==> flow/design.v <==
`timescale 1ns/1ps
module e0 (x, y);
	input [31:0] x;
	output [31:0] y;
	assign y = {x[1:0],x[31:2]} ^ {x[12:0],x[31:13]} ^ {x[21:0],x[31:22]};
endmodule
module e1 (x, y);
	input [31:0] x;
	output [31:0] y;
	assign y = {x[5:0],x[31:6]} ^ {x[10:0],x[31:11]} ^ {x[24:0],x[31:25]};
endmodule
module ch (x, y, z, o);
	input [31:0] x, y, z;
	output [31:0] o;
	assign o = z ^ (x & (y ^ z));
endmodule
module maj (x, y, z, o);
	input [31:0] x, y, z;
	output [31:0] o;
	assign o = (x & y) | (z & (x | y));
endmodule
module s0 (x, y);
	input [31:0] x;
	output [31:0] y;
	assign y[31:29] = x[6:4] ^ x[17:15];
	assign y[28:0] = {x[3:0], x[31:7]} ^ {x[14:0],x[31:18]} ^ x[31:3];
endmodule
module s1 (x, y);
	input [31:0] x;
	output [31:0] y;
	assign y[31:22] = x[16:7] ^ x[18:9];
	assign y[21:0] = {x[6:0],x[31:17]} ^ {x[8:0],x[31:19]} ^ x[31:10];
endmodule
`timescale 1ns/1ps
module sha256_transform #(
	parameter LOOP = 6'd4
) (
	input clk,
	input feedback,
	input [5:0] cnt,
	input [255:0] rx_state,
	input [511:0] rx_input,
	output reg [255:0] tx_hash
);
	localparam Ks = {
		32'h428a2f98, 32'h71374491, 32'hb5c0fbcf, 32'he9b5dba5,
		32'h3956c25b, 32'h59f111f1, 32'h923f82a4, 32'hab1c5ed5,
		32'hd807aa98, 32'h12835b01, 32'h243185be, 32'h550c7dc3,
		32'h72be5d74, 32'h80deb1fe, 32'h9bdc06a7, 32'hc19bf174,
		32'he49b69c1, 32'hefbe4786, 32'h0fc19dc6, 32'h240ca1cc,
		32'h2de92c6f, 32'h4a7484aa, 32'h5cb0a9dc, 32'h76f988da,
		32'h983e5152, 32'ha831c66d, 32'hb00327c8, 32'hbf597fc7,
		32'hc6e00bf3, 32'hd5a79147, 32'h06ca6351, 32'h14292967,
		32'h27b70a85, 32'h2e1b2138, 32'h4d2c6dfc, 32'h53380d13,
		32'h650a7354, 32'h766a0abb, 32'h81c2c92e, 32'h92722c85,
		32'ha2bfe8a1, 32'ha81a664b, 32'hc24b8b70, 32'hc76c51a3,
		32'hd192e819, 32'hd6990624, 32'hf40e3585, 32'h106aa070,
		32'h19a4c116, 32'h1e376c08, 32'h2748774c, 32'h34b0bcb5,
		32'h391c0cb3, 32'h4ed8aa4a, 32'h5b9cca4f, 32'h682e6ff3,
		32'h748f82ee, 32'h78a5636f, 32'h84c87814, 32'h8cc70208,
		32'h90befffa, 32'ha4506ceb, 32'hbef9a3f7, 32'hc67178f2};
	genvar i;
	generate
		for (i = 0; i < 64/LOOP; i = i + 1) begin : HASHERS
			wire [511:0] W;
			wire [255:0] state;
			if(i == 0)
				sha256_digester U (
					.clk(clk),
					.k(Ks[32*(63-cnt) +: 32]),
					.rx_w(feedback ? W : rx_input),
					.rx_state(feedback ? state : rx_state),
					.tx_w(W),
					.tx_state(state)
				);
			else
				sha256_digester U (
					.clk(clk),
					.k(Ks[32*(63-LOOP*i-cnt) +: 32]),
					.rx_w(feedback ? W : HASHERS[i-1].W),
					.rx_state(feedback ? state : HASHERS[i-1].state),
					.tx_w(W),
					.tx_state(state)
				);
		end
	endgenerate
	always @ (posedge clk)
	begin
		if (!feedback)
		begin
			tx_hash[(((0)+1)*(32)-1):((0)*(32))] <= rx_state[(((0)+1)*(32)-1):((0)*(32))] + HASHERS[64/LOOP-6'd1].state[(((0)+1)*(32)-1):((0)*(32))];
			tx_hash[(((1)+1)*(32)-1):((1)*(32))] <= rx_state[(((1)+1)*(32)-1):((1)*(32))] + HASHERS[64/LOOP-6'd1].state[(((1)+1)*(32)-1):((1)*(32))];
			tx_hash[(((2)+1)*(32)-1):((2)*(32))] <= rx_state[(((2)+1)*(32)-1):((2)*(32))] + HASHERS[64/LOOP-6'd1].state[(((2)+1)*(32)-1):((2)*(32))];
			tx_hash[(((3)+1)*(32)-1):((3)*(32))] <= rx_state[(((3)+1)*(32)-1):((3)*(32))] + HASHERS[64/LOOP-6'd1].state[(((3)+1)*(32)-1):((3)*(32))];
			tx_hash[(((4)+1)*(32)-1):((4)*(32))] <= rx_state[(((4)+1)*(32)-1):((4)*(32))] + HASHERS[64/LOOP-6'd1].state[(((4)+1)*(32)-1):((4)*(32))];
			tx_hash[(((5)+1)*(32)-1):((5)*(32))] <= rx_state[(((5)+1)*(32)-1):((5)*(32))] + HASHERS[64/LOOP-6'd1].state[(((5)+1)*(32)-1):((5)*(32))];
			tx_hash[(((6)+1)*(32)-1):((6)*(32))] <= rx_state[(((6)+1)*(32)-1):((6)*(32))] + HASHERS[64/LOOP-6'd1].state[(((6)+1)*(32)-1):((6)*(32))];
			tx_hash[(((7)+1)*(32)-1):((7)*(32))] <= rx_state[(((7)+1)*(32)-1):((7)*(32))] + HASHERS[64/LOOP-6'd1].state[(((7)+1)*(32)-1):((7)*(32))];
		end
	end
endmodule
module sha256_digester (clk, k, rx_w, rx_state, tx_w, tx_state);
	input clk;
	input [31:0] k;
	input [511:0] rx_w;
	input [255:0] rx_state;
	output reg [511:0] tx_w;
	output reg [255:0] tx_state;
	wire [31:0] e0_w, e1_w, ch_w, maj_w, s0_w, s1_w;
	e0	e0_blk	(rx_state[(((0)+1)*(32)-1):((0)*(32))], e0_w);
	e1	e1_blk	(rx_state[(((4)+1)*(32)-1):((4)*(32))], e1_w);
	ch	ch_blk	(rx_state[(((4)+1)*(32)-1):((4)*(32))], rx_state[(((5)+1)*(32)-1):((5)*(32))], rx_state[(((6)+1)*(32)-1):((6)*(32))], ch_w);
	maj	maj_blk	(rx_state[(((0)+1)*(32)-1):((0)*(32))], rx_state[(((1)+1)*(32)-1):((1)*(32))], rx_state[(((2)+1)*(32)-1):((2)*(32))], maj_w);
	s0	s0_blk	(rx_w[63:32], s0_w);
	s1	s1_blk	(rx_w[479:448], s1_w);
	wire [31:0] t1 = rx_state[(((7)+1)*(32)-1):((7)*(32))] + e1_w + ch_w + rx_w[31:0] + k;
	wire [31:0] t2 = e0_w + maj_w;
	wire [31:0] new_w = s1_w + rx_w[319:288] + s0_w + rx_w[31:0];
	always @ (posedge clk)
	begin
		tx_w[511:480] <= new_w;
		tx_w[479:0] <= rx_w[511:32];
		tx_state[(((7)+1)*(32)-1):((7)*(32))] <= rx_state[(((6)+1)*(32)-1):((6)*(32))];
		tx_state[(((6)+1)*(32)-1):((6)*(32))] <= rx_state[(((5)+1)*(32)-1):((5)*(32))];
		tx_state[(((5)+1)*(32)-1):((5)*(32))] <= rx_state[(((4)+1)*(32)-1):((4)*(32))];
		tx_state[(((4)+1)*(32)-1):((4)*(32))] <= rx_state[(((3)+1)*(32)-1):((3)*(32))] + t1;
		tx_state[(((3)+1)*(32)-1):((3)*(32))] <= rx_state[(((2)+1)*(32)-1):((2)*(32))];
		tx_state[(((2)+1)*(32)-1):((2)*(32))] <= rx_state[(((1)+1)*(32)-1):((1)*(32))];
		tx_state[(((1)+1)*(32)-1):((1)*(32))] <= rx_state[(((0)+1)*(32)-1):((0)*(32))];
		tx_state[(((0)+1)*(32)-1):((0)*(32))] <= t1 + t2;
	end
endmodule
`timescale 1ns/1ps
module fpgaminer_top (clk, rst, midstate, data, mask, golden_nonce, golden_valid);
   parameter LOOP_LOG2 = 5;
   localparam [5:0] LOOP = (6'd1 << LOOP_LOG2);
   localparam [31:0] GOLDEN_NONCE_OFFSET = (32'd1 << (7 - LOOP_LOG2)) + 32'd1;
   input clk;
   input rst;
   input [255:0] midstate;
   input [95:0]  data;
   input [31:0]  mask;
   output reg [31:0] golden_nonce;
   output reg 	     golden_valid;
   reg [255:0] state;
   reg [511:0] data_r;
   reg [31:0]  nonce;
   wire        hash_clk = clk;
   wire [255:0] hash, hash2;
   reg [5:0] 	cnt;
   reg 		feedback;
   sha256_transform #(.LOOP(LOOP)) uut (
					.clk(hash_clk),
					.feedback(feedback),
					.cnt(cnt),
					.rx_state(state),
					.rx_input(data_r),
					.tx_hash(hash)
					);
   sha256_transform #(.LOOP(LOOP)) uut2 (
					 .clk(hash_clk),
					 .feedback(feedback),
					 .cnt(cnt),
					 .rx_state(256'h5be0cd191f83d9ab9b05688c510e527fa54ff53a3c6ef372bb67ae856a09e667),
					 .rx_input({256'h0000010000000000000000000000000000000000000000000000000080000000, hash}),
					 .tx_hash(hash2)
					 );
   reg [255:0] 	midstate_buf, data_buf;
   reg [31:0] 	mask_buf;
   reg 		is_golden_ticket;
   reg 		feedback_d1;
   reg [2:0] 	primed;
   wire [5:0] 	cnt_next;
   wire [31:0] 	nonce_next;
   wire 	feedback_next;
   wire 	reset = rst;
   assign cnt_next =  reset ? 6'd0 : (LOOP == 1) ? 6'd0 : (cnt + 6'd1) & (LOOP-1);
   assign feedback_next = (LOOP == 1) ? 1'b0 : (cnt_next != {(LOOP_LOG2){1'b0}});
   assign nonce_next =
		      reset ? 32'd0 :
		      feedback_next ? nonce : (nonce + 32'd1);
   always @ (posedge hash_clk)
     begin
	midstate_buf <= midstate;
	data_buf <= {160'd0, data};
	mask_buf <= mask;
	cnt <= cnt_next;
	feedback <= feedback_next;
	feedback_d1 <= feedback;
	state <= midstate_buf;
	data_r <= {384'h000002800000000000000000000000000000000000000000000000000000000000000000000000000000000080000000, nonce_next, data_buf[95:0]};
	nonce <= nonce_next;
	if (reset)
	  primed <= 3'd0;
	else if (!feedback_d1 && primed != 3'd6)
	  primed <= primed + 3'd1;
	is_golden_ticket <= ((hash2[255:224] & mask_buf) == 32'h00000000) && !feedback_d1 && (primed == 3'd6) && !reset;
	if(is_golden_ticket)
	  begin
	     if (LOOP == 1)
	       golden_nonce <= nonce - 32'd131;
	     else if (LOOP == 2)
	       golden_nonce <= nonce - 32'd66;
	     else
	       golden_nonce <= nonce - GOLDEN_NONCE_OFFSET;
	  end
	golden_valid <= is_golden_ticket && !reset;
     end
endmodule
# From RTL to reports: fpgaminer_top
# The steps from the RTL of fpgaminer_top to its reports follow in flow order.
# Line numbers count from 1 in the design file above.
# Operators carry their Yosys type and port widths (W data, S select, Z words).
# Not given: --
# design
design	fpgaminer_top
clk_port	clk
cell_library	sky130hd
pvt_corner	tt_025C_1v80

# Word-level counts
# Counts by Yosys on the flattened word-level netlist (proc, flatten, opt, wreduce; memories kept). Register bits leave out memories and registers merged into their read ports (data or address). Print and check cells are left out. Cells with the same type and inputs are merged into one.
# bits
output_inout_bits	33
ff_bits	4428
# classes
add_sub_neg	62
n_eq	2
n_shift	2
logic	69
reduce_logical	9
n_mux	11
# ops
cell	n
$shiftx A2048 B32 Y32 const A	2
$add A32 B32 Y32	48
$mux W512	2
$mux W256	4
$mux W480	2
$xor A32 B32 Y32	24
$and A32 B32 Y32	13
$or A32 B32 Y32	8
$xor A29 B29 Y29	8
$xor A22 B22 Y22	8
$add A31 B32 Y32 const A	3
$add A32 B32 Y32 const A	3
$mux W32	2
$xor A10 B10 Y10	4
$add A29 B32 Y32 const A	1
$add A30 B32 Y32 const A	1
$add A32 B1 Y32 const B	1
$sub A32 B3 Y32 const B	1
$logic_not A32 Y1	1
$xor A3 B3 Y3	4
$sub A6 B5 Y7 const A	1
$sub A5 B5 Y6 const A	1
$reduce_bool A6 Y1	1
$logic_and A1 B1 Y1	5
$add A5 B1 Y5 const B	1
$mux W5	1
$add A3 B1 Y3 const B	1
$eq A3 B3 Y1 const B	1
# Other operator kinds: 2; their cells: 3.

# Logic depth
# Yosys ltp: most cells in a row. Word level: on the elaborated netlist, between registers, memories and ports. Mapped: between sequential cells and ports; inverters and the memories' decode and read muxes count.
# depth
ltp_word	8
ABC_AREA	0
mapped_depth	43
depth_no_buf	40

# Synthesis result
# The flow's flattened synthesis, as Yosys stat reports it; memories are mapped. The netlist is that of the ABC_AREA named above (0 if unset); the other value can give another one.
# Totals and module areas in this step are rounded.
# mapped
cell_count	17019
area_um2	189000
sequential_area_um2	86700
ff_cells	4172
# types
cell_type	n	area_total_um2
sky130_fd_sc_hd__dfxtp_1	3852	7.71E+04
sky130_fd_sc_hd__mux2_2	1649	1.86E+04
sky130_fd_sc_hd__fa_1	729	1.46E+04
sky130_fd_sc_hd__xnor2_1	1470	1.29E+04
sky130_fd_sc_hd__ha_1	778	9.73E+03
sky130_fd_sc_hd__edfxtp_1	320	9.61E+03
sky130_fd_sc_hd__mux2i_1	647	6.48E+03
sky130_fd_sc_hd__inv_1	1676	6.29E+03
sky130_fd_sc_hd__and2_1	753	4.71E+03
sky130_fd_sc_hd__a21oi_1	661	3.31E+03
sky130_fd_sc_hd__nor2_1	668	2.51E+03
sky130_fd_sc_hd__xor2_1	276	2.42E+03
sky130_fd_sc_hd__nand2_1	620	2.33E+03
sky130_fd_sc_hd__a21o_1	288	2.16E+03
sky130_fd_sc_hd__o21ai_0	395	1.98E+03
sky130_fd_sc_hd__nand2b_1	224	1.4E+03
sky130_fd_sc_hd__o21a_1	142	1.07E+03
sky130_fd_sc_hd__buf_2	211	1.06E+03
# Other cell types: 93; their cells: 1660.
# The figures by module come from a second, unflattened synthesis with its own total; it is not the netlist above.
# unflattened
hier_cells	18898
hier_area_um2	222000
# Each row is one instance without its submodules.
# modules
module	area_um2	instances	n_cells	mod_seq_area_um2
sha256_digester	26100	4	2051	15400
sha256_transform (LOOP=32)	42000	2	4401	7690
fpgaminer_top	18600	1	1124	16600
e0	772	4	32	0.0
e1	764	4	32	0.0
s0	719	4	32	0.0
s1	626	4	32	0.0
ch	480	4	32	0.0
maj	360	4	32	0.0

# Worst setup path after synthesis
# Path of least setup slack by OpenSTA after synthesis, without wires, with an ideal clock, recovery checks aside; 20% of the period is set as input and as output delay. Where synthesis merged equal registers, the netlist keeps one of their names.
# synth_timing
kind	register to register
start	reg feedback
end	reg uut2.HASHERS[0].genblk1.U.tx_state[153]
setup_ps	72
t_first_pin_ps	0
t_arrival_ps	16415
clock_period_ps	12000
setup_slack_ps	-4487
n_path_buf	5
path_delay_ps	16487
stages	35
synth_period_reached_ps	16487
# "path_delay_ps" is the arrival time less input delay plus setup time.
# "stages": output pins that drive a net of the path, with the launching flip-flop's if there is one; two outputs of one cell count as two.
# "synth_period_reached_ps" = period - worst setup slack (recovery checks aside). The figure is calculated, with input and output delays left at 20% of the set period.
# Between the ends stands the longest chain of elaborated cells between them, by number of cells; it is not shown to be the way that was timed. Of several equally long chains one is given.
# Each line given opens the expression or statement behind the cell; cells for indexed reads and writes are added by Yosys, which also makes memories of some case tables.
# synth_via
cell_sequence	sky130_fd_sc_hd__dfxtp_1 sky130_fd_sc_hd__buf_2 sky130_fd_sc_hd__buf_2 sky130_fd_sc_hd__buf_2 sky130_fd_sc_hd__inv_1 sky130_fd_sc_hd__clkbuf_1 sky130_fd_sc_hd__clkbuf_1 sky130_fd_sc_hd__nor2_1 sky130_fd_sc_hd__fa_1 sky130_fd_sc_hd__fa_1 sky130_fd_sc_hd__fa_1 sky130_fd_sc_hd__inv_1 sky130_fd_sc_hd__ha_1 sky130_fd_sc_hd__a21o_1 sky130_fd_sc_hd__a311o_1 sky130_fd_sc_hd__o311a_1 sky130_fd_sc_hd__nor2_1 sky130_fd_sc_hd__o21ai_0 sky130_fd_sc_hd__a31o_2 sky130_fd_sc_hd__a21o_1 sky130_fd_sc_hd__a21oi_1 sky130_fd_sc_hd__o21ba_2 sky130_fd_sc_hd__xnor2_1 sky130_fd_sc_hd__ha_1 sky130_fd_sc_hd__a21o_1 sky130_fd_sc_hd__a2111oi_0 sky130_fd_sc_hd__o21ai_0 sky130_fd_sc_hd__a31oi_1 sky130_fd_sc_hd__o211ai_1 sky130_fd_sc_hd__a311oi_1 sky130_fd_sc_hd__a2111oi_1 sky130_fd_sc_hd__or3_1 sky130_fd_sc_hd__a21o_1 sky130_fd_sc_hd__a21oi_1 sky130_fd_sc_hd__xnor2_1
elab_chain_cells	8
cells_between	12
cone_lines	6
cone_classes	add/sub: 5; mux: 2; logic: 5
# synth_rtl
item	line_no	source
start: declaration	151	reg feedback;
start: assignment	188	feedback <= feedback_next;
$mux W256	72	.rx_state(feedback ? state : rx_state),
$xor A32 B32 Y32 x2	10	assign y = {x[5:0],x[31:6]} ^ {x[10:0],x[31:11]} ^ {x[24:0],x[31:25]};
$add A32 B32 Y32 x4	116	wire [31:0] t1 = rx_state[(((7)+1)*(32)-1):((7)*(32))] + e1_w + ch_w + rx_w[31:0] + k;
$add A32 B32 Y32	126	tx_state[(((4)+1)*(32)-1):((4)*(32))] <= rx_state[(((3)+1)*(32)-1):((3)*(32))] + t1;
end: assignment	126
end: declaration	108	output reg [255:0] tx_state;

# Path in the finished layout
# From the final timing report of entry B: the path of least setup slack in the routed layout; clock arrival at registers is part of the times.
# The path's times are printed in steps of 10 ps; the period is the one set.
# layout_timing
kind	register to register
start	reg cnt[0]
end	reg uut.HASHERS[0].genblk1.U.tx_state[156]
t_arrival_ps	11970
setup_ps	70
t_first_pin_ps	1020
setup_slack_ps	3220
stages	37
n_path_buf	3
clock_period_ps	14200
# Between the ends stands the longest chain of elaborated cells between them, by number of cells; it is not shown to be the way that was timed. Of several equally long chains one is given.
# layout_via
cell_sequence	sky130_fd_sc_hd__dfxtp_1 sky130_fd_sc_hd__buf_4 sky130_fd_sc_hd__inv_1 sky130_fd_sc_hd__ha_1 sky130_fd_sc_hd__buf_4 sky130_fd_sc_hd__nor2_1 sky130_fd_sc_hd__nor3_1 sky130_fd_sc_hd__o31ai_2 sky130_fd_sc_hd__buf_4 sky130_fd_sc_hd__fa_1 sky130_fd_sc_hd__inv_1 sky130_fd_sc_hd__fa_1 sky130_fd_sc_hd__fa_1 sky130_fd_sc_hd__inv_1 sky130_fd_sc_hd__ha_1 sky130_fd_sc_hd__fa_1 sky130_fd_sc_hd__a21oi_1 sky130_fd_sc_hd__o21ai_1 sky130_fd_sc_hd__o41a_2 sky130_fd_sc_hd__a21o_1 sky130_fd_sc_hd__a21o_1 sky130_fd_sc_hd__xnor2_1 sky130_fd_sc_hd__inv_1 sky130_fd_sc_hd__ha_1 sky130_fd_sc_hd__a21o_1 sky130_fd_sc_hd__a21o_1 sky130_fd_sc_hd__a21o_1 sky130_fd_sc_hd__a22oi_1 sky130_fd_sc_hd__o21ai_1 sky130_fd_sc_hd__a221oi_1 sky130_fd_sc_hd__maj3_1 sky130_fd_sc_hd__a211oi_1 sky130_fd_sc_hd__o21ai_0 sky130_fd_sc_hd__o31ai_2 sky130_fd_sc_hd__a21oi_1 sky130_fd_sc_hd__o21ai_1 sky130_fd_sc_hd__xor2_1
elab_chain_cells	4
cells_between	4
cone_lines	3
cone_classes	add/sub: 3; shift: 1
# layout_rtl
item	line_no	source
start: assignment	187	cnt <= cnt_next;
$sub A6 B5 Y7	70	.k(Ks[32*(63-cnt) +: 32]),
$shiftx A2048 B32 Y32	70
$add A32 B32 Y32	116	wire [31:0] t1 = rx_state[(((7)+1)*(32)-1):((7)*(32))] + e1_w + ch_w + rx_w[31:0] + k;
$add A32 B32 Y32	126	tx_state[(((4)+1)*(32)-1):((4)*(32))] <= rx_state[(((3)+1)*(32)-1):((3)*(32))] + t1;
end: assignment	126
end: declaration	108	output reg [255:0] tx_state;

# Record of 3 stored runs of the RTL-to-layout flow on fpgaminer_top, platform sky130hd. The runs are unordered. Constraints: input delay and output delay 20% of the set period each, output load 0.01 pF.
# By "achieved_clock_period_ps" is meant the clock period of the run minus its worst setup slack. This is arithmetic on one report: input and output delays are still those of the set period (20% each).
# "worst_setup_path_time_ps" = time allowed to the worst setup path (clock period - input delay - output delay, where it has them) - its slack; a late launch clock adds to it, a late capture clock takes from it.
# "worst_setup_path_time_ps" is known to 10 ps.
# The measured numbers are rounded.
# Settings: n/a = not set for that run.
# A result given as n/a is not shown for that run.
setting or result,entry A,entry B,entry C
ABC_AREA,1,n/a,n/a
CELL_PAD_IN_SITES_DETAIL_PLACEMENT,1,0,0
CORE_ASPECT_RATIO,1.73,n/a,n/a
CORE_MARGIN,8,7,2
CORE_UTILIZATION,16,16,33
CTS_CLUSTER_SIZE,67,n/a,n/a
GPL_TIMING_DRIVEN,0,n/a,1
MAX_ROUTING_LAYER,met5,n/a,n/a
MIN_ROUTING_LAYER,met2,met1,n/a
PLACE_DENSITY,0.88,n/a,0.79
SETUP_SLACK_MARGIN,5.0,n/a,1.45
SLEW_MARGIN,25,20,20
TNS_END_PERCENT,65,n/a,60
period_ns,16.7,14.2,6.62
CAP_MARGIN,20,20,20
CELL_PAD_IN_SITES_GLOBAL_PLACEMENT,n/a,0,n/a
GPL_ROUTABILITY_DRIVEN,n/a,1,1
PLACE_DENSITY_LB_ADDON,n/a,0.27,n/a
design.die.area_um2,n/a,1210000,580000
setup_ws_ps,n/a,3220,-1570
stdcell_area_um2,n/a,232000,251000
achieved_clock_period_ps,n/a,10979,8185
synth_area_um2,n/a,189000,189000
hold_worst_slack_ps,n/a,299,272
final_setup_tns_ps,n/a,0,-133000
worst_setup_path_time_ps,n/a,10980,8190
path_kind,n/a,register to register,register to register
finalUtil_pct,n/a,19.7,43.8
# Entry A: stopped before the end: routing reported GRT-0116
